==> flow/design.v <==
module OQ1_Stopwatch(AN, Seg, Dot, CLK, Start, RESET);  
	output [3:0] AN;
	output [6:0] Seg;
	output Dot;
	input CLK, Start, RESET;
	parameter R = 2'b00;
    parameter W = 2'b01;
    parameter C = 2'b10;	
	reg  [11:0] divider_ds;
	reg  [5:0]  divider_ms;
	reg  [6:0]  Seg_Temp;
	reg  [3:0]  D3,D2,D1,D0,D_Temp,AN_Temp;
	reg  [1:0]  state,n_state;
	reg         dp;
	wire        RTC_ds,RTC_ms;
	always @(posedge CLK or posedge RESET) begin
	  if(RESET) divider_ms <= 0;
	  else if(divider_ms==32) divider_ms <= 0;
      else divider_ms <= divider_ms + 1;
    end
    assign RTC_ms = ((divider_ms == 32)?1'b1:1'b0);
	always @(posedge CLK or posedge RESET) begin
      if(RESET) divider_ds <= 0;
      else if(divider_ds==3276) divider_ds <= 0;
      else if(state==C) divider_ds <= divider_ds + 1;
    end
    assign RTC_ds = ((divider_ds == 3276)?1'b1:1'b0);
	always@(posedge CLK or posedge RESET) begin
      if(RESET) begin
        state <= R;
        D3 <= 0;
        D2 <= 0;
        D1 <= 0;
        D0 <= 0;
      end else begin
        state <= n_state;
        if(RTC_ds) begin
          if(D0 == 9) begin
            D0 <= 0;
            if(D1 == 9) begin
              D1 <= 0;
              if(D2 == 9) begin
                D2 <= 0;
                if(D3 == 9) begin
                  D3 <= 0;                  
                end else begin
                  D3 <= D3 + 1;
                end                    
              end else begin
                D2 <= D2 + 1;
              end      
            end else begin
              D1 <= D1 + 1;
            end
          end else begin
            D0 <= D0 + 1;
          end
        end      
      end
    end
    always@(*) begin
      case (state)
        R : if(RESET) n_state = R;
            else if(Start && !RESET) n_state = C;
            else n_state = W;
        W : if(RESET) n_state = R;
            else if(Start && !RESET) n_state = C;
            else n_state = W;
        C : if(RESET) n_state = R;
            else n_state = C;        
        default : n_state = R;
      endcase
    end
    always@(posedge CLK or posedge RESET) begin
      if(RESET) begin
        D_Temp  <= 4'b0000;
        AN_Temp <= 4'b1110;
        dp      <= 1'b0;
      end else if(RTC_ms) begin
      case(AN_Temp)
        4'b0111 : begin
                    D_Temp <= D0;
                    AN_Temp <= 4'b1110;
                    dp <= 1;
                  end
        4'b1110 : begin
                    D_Temp <= D1;
                    AN_Temp <= 4'b1101;
                    dp <= 0;
                  end
        4'b1101 : begin
                    D_Temp <= D2;
                    AN_Temp <= 4'b1011;
                    dp <= 1;
                  end
        4'b1011 : begin
                    D_Temp <= D3;
                    AN_Temp <= 4'b0111;
                    dp <= 1;
                  end
      endcase
      end
    end    
    always @(*) begin
        case(D_Temp)
          0 : Seg_Temp=7'b1000000; 
          1 : Seg_Temp=7'b1111001; 
          2 : Seg_Temp=7'b0100100; 
          3 : Seg_Temp=7'b0110000; 
          4 : Seg_Temp=7'b0011001; 
          5 : Seg_Temp=7'b0010010; 
          6 : Seg_Temp=7'b0000010; 
          7 : Seg_Temp=7'b1111000; 
          8 : Seg_Temp=7'b0000000; 
          9 : Seg_Temp=7'b0011000; 
          default : Seg_Temp=7'b0111111; 
      endcase
    end
    assign Seg = Seg_Temp;
    assign AN = AN_Temp;
    assign Dot = dp;
endmodule
# == Reports on OQ1_Stopwatch ==
# What the tools print for OQ1_Stopwatch, step after step.
# Lines are those of the file above, counted from 1.
# Not given: --
# inputs
design,OQ1_Stopwatch
clk_port,CLK
cell_library,sky130hd
corner,tt_025C_1v80

# == Elaborated design ==
# Source: Yosys, flattened and elaborated, memories not mapped. Widths are those after wreduce. Registers that Yosys merges into a memory's read port (data or address) are not register bits. Print and check cells do not count. Equal cells are merged and count once.
# Yosys's memory passes give these memory sizes; they may raise the number of words (mostly to a power of two), join words into wider ones and drop unused or constant bits.
# bits
ff_bits,45
romBits,112
memories,1
input_bits,3
output_inout_bits,12
wordCells,58
# classes
n_addsub,6
equal,12
mux,16
reduce_and_logical,13
# memory_table
name,words,word_bits,rd,wr,line_no,rtl
(no name shown),16,7,1,0,105,case(D_Temp)
# op_table
op,n
case mux 4 bit (select 4 bit),2
== test 4 bit (second input constant),7
two-way mux 12 bit,2
adder 4 x 1 -> 4 bit (second input constant),4
two-way mux 4 bit,4
adder 12 x 1 -> 12 bit (second input constant),1
== test 12 bit (second input constant),1
AND reduction 2 bit,3
adder 6 x 1 -> 6 bit (second input constant),1
== test 6 bit (second input constant),1
two-way mux 6 bit,1
two-way mux 2 bit,3
nonzero test 2 bit,2
== test 4 x 3 -> 1 bit (second input constant),1
AND reduction 4 bit,1
nonzero test 4 bit,1
case mux 2 bit (select 2 bit),1
AND reduction 3 bit,1
OR reduction 3 bit,1
== test 2 x 1 -> 1 bit (second input constant),1
== test 2 bit (second input constant),1
logical NOT 2 bit,1
OR reduction 2 bit,1
case mux 1 bit (select 2 bit),1
two-way mux 1 bit,2
logical AND 1 bit,1
logical NOT 1 bit,1

# == Depth ==
# Longest topological path by Yosys (ltp), each cell counted once; first at word level (registers and memories cut), then after technology mapping (sequential cells cut; the memories' decode and read muxes count).
# depth
ltp_word,5
ABC_AREA,0
mapped_depth,8
ltp_nobuf,6

# == Mapped cells and area ==
# Yosys stat after the flow's synthesis: flattened, memories mapped to cells. It holds for the ABC_AREA given above (unset counts as 0); a run with the other value may have another netlist.
# types
cell,n,area_total_um2
sky130_fd_sc_hd__dfrtp_1,41,1.03E+03
sky130_fd_sc_hd__xnor2_1,15,131.376
sky130_fd_sc_hd__ha_1,9,112.608
sky130_fd_sc_hd__nor2_1,29,108.854
sky130_fd_sc_hd__mux2_2,8,90.086
sky130_fd_sc_hd__dfstp_2,3,78.826
sky130_fd_sc_hd__nand3_1,15,75.072
sky130_fd_sc_hd__o21ai_0,14,70.067
sky130_fd_sc_hd__nand2_1,17,63.811
sky130_fd_sc_hd__xor2_1,7,61.309
sky130_fd_sc_hd__inv_1,15,56.304
sky130_fd_sc_hd__nand2b_1,8,50.048
sky130_fd_sc_hd__a21oi_1,7,35.034
sky130_fd_sc_hd__o22a_1,4,35.034
sky130_fd_sc_hd__buf_6,3,33.782
sky130_fd_sc_hd__nand4bb_1,3,33.782
sky130_fd_sc_hd__nand4_1,5,31.28
sky130_fd_sc_hd__nor2b_1,5,31.28
# Other cell types: 34; their cells: 58.
# mapped
stdcells,266
mapped_area_um2,2595.0
seq_area_um2,1104.8
flip_flops,44
buf_cells,11

# == Worst setup path after synthesis ==
# OpenSTA on the mapped netlist: ideal clock, no wires. The path of least setup slack (recovery checks aside). Input and output delay are each 20% of the period. Register names are those of the netlist, which keeps one name where synthesis merged equal registers.
# synth_path
path_type,register to output
start,register D_Temp[1]
end,output port Seg[4]
clock_period_ps,10000
out_delay_ps,2000
t_first_pin_ps,0
t_arrival_ps,1104
t_required_ps,8000
setup_slack_ps,6896
delay_ps,1104
path_stages,6
n_path_buf,0
synth_period_reached_ps,3104
# "delay_ps" is the arrival time less input delay plus setup time.
# A path that ends at an output port has no setup time.
# "path_stages": output pins that drive a net of the path, with the launching flip-flop's if there is one; two outputs of one cell count as two.
# "synth_period_reached_ps" is the clock period less the worst setup slack; recovery checks do not enter. This is arithmetic on one report: input and output delays are still those of the set period (20% each).
# Between the ends stands the longest chain of elaborated cells between them, by number of cells; it is not shown to be the way that was timed. Of several equally long chains one is given.
# A line is the first line of the expression or statement that the cell stems from. Yosys adds cells for indexed reads and writes and turns some case tables into memories.
# A memory read counts as a cell of the chain, while the word-level depth stops at memories.
# A register here has more assigning lines than the two given.
# synth_between
path_cell_list,sky130_fd_sc_hd__dfrtp_1 -> sky130_fd_sc_hd__inv_1 -> sky130_fd_sc_hd__ha_1 -> sky130_fd_sc_hd__nand2_1 -> sky130_fd_sc_hd__o21ai_0 -> sky130_fd_sc_hd__o21ai_0
elab_chain_len,1
cone_cells,1
lines_between,1
cone_classes,memory: 1
# synth_lines
element,line_no,rtl
"start, declared",12,"reg [3:0] D3,D2,D1,D0,D_Temp,AN_Temp;"
"start, assigned",76,D_Temp  <= 4'b0000;
"start, assigned",82,D_Temp <= D0;
memory read (16 x 7 bit),105,case(D_Temp)
"end, declared",3,output [6:0] Seg;

# == Timing after layout ==
# Path of least setup slack in the final report of flow run 1 (OpenROAD, finished layout, wires in). Where an end is a register, its clock arrival counts in the times.
# The report prints the path's times to 10 ps; the period is as set.
# layout_path
path_type,register to output
start,register D_Temp[1]
end,output port Seg[4]
clock_period_ps,4950
out_delay_ps,990
t_first_pin_ps,300
t_arrival_ps,1950
t_required_ps,3960
setup_slack_ps,2010
path_stages,7
n_path_buf,1
# Between the ends stands the longest chain of elaborated cells between them, by number of cells; it is not shown to be the way that was timed. Of several equally long chains one is given.
# A memory read counts as a cell of the chain, while the word-level depth stops at memories.
# A register here has more assigning lines than the two given.
# layout_between
path_cell_list,sky130_fd_sc_hd__dfrtp_1 -> sky130_fd_sc_hd__inv_1 -> sky130_fd_sc_hd__ha_1 -> sky130_fd_sc_hd__nand2_1 -> sky130_fd_sc_hd__o21ai_0 -> sky130_fd_sc_hd__o21ai_0 -> sky130_fd_sc_hd__clkdlybuf4s50_1
elab_chain_len,1
cone_cells,1
lines_between,1
cone_classes,memory: 1
# layout_lines
element,line_no,rtl
"start, declared",12,"reg [3:0] D3,D2,D1,D0,D_Temp,AN_Temp;"
"start, assigned",76,D_Temp  <= 4'b0000;
"start, assigned",82,D_Temp <= D0;
memory read (16 x 7 bit),105,case(D_Temp)
"end, declared",3,output [6:0] Seg;

# Record of 4 stored runs of the RTL-to-layout flow on OQ1_Stopwatch, platform sky130hd. The runs are unordered. Constraints: input delay and output delay 20% of the set period each, output load 0.01 pF.
# "critical_path_time_ps" means the part of the period allowed to the worst setup path (the constraints hold back 20% at inputs and 20% at outputs) less its slack; where the path has registers, the arrival times of their clocks count too.
# "power.total_uw" rests on the timing tool's default activity at the inputs, not on a simulated workload.
# "critical_path_time_ps" is known to 10 ps.
# A setting shown as n/a is not set for that run.
setting or result,flow run 1,flow run 2,flow run 3,flow run 4
CORE_ASPECT_RATIO,1.57,n/a,0.8,1.4
CORE_UTILIZATION,63,40,40,66
CTS_CLUSTER_SIZE,21,97,97,77
GPL_TIMING_DRIVEN,0,0,0,0
MAX_ROUTING_LAYER,met4,n/a,met4,met5
MIN_ROUTING_LAYER,met1,n/a,n/a,met1
PLACE_DENSITY_LB_ADDON,0.03,n/a,n/a,0.13
TNS_END_PERCENT,20,60,60,n/a
period_ns,4.95,10.0,10.0,3.67
CAP_MARGIN,20,5,15,10
CORE_MARGIN,2,2,8,8
SLEW_MARGIN,20,20,20,20
ABC_AREA,n/a,1,1,n/a
CELL_PAD_IN_SITES_DETAIL_PLACEMENT,n/a,1,2,0
HOLD_SLACK_MARGIN,n/a,-0.01,-0.01,n/a
CELL_PAD_IN_SITES_GLOBAL_PLACEMENT,n/a,n/a,3,n/a
CTS_CLUSTER_DIAMETER,n/a,n/a,n/a,260
SETUP_SLACK_MARGIN,n/a,n/a,n/a,0.38
critical_path_time_ps,1950,1940,1970,1950
path_kind,register to output,register to output,register to output,register to output
worstSetupSlack_ps,2014,6060,6026,989
util_pct,72.4,46.3,46.0,75.5
die_footprint_um2,4661.4,7551.6,9797.4,6222.7
power.total_uw,693.7,375.4,371.6,963.4
tns_setup_ps,0,0,0,0
fin_hold_ws_ps,494,494,510,485
synthesis_area_um2,2595.0,2748.9,2748.9,2595.0
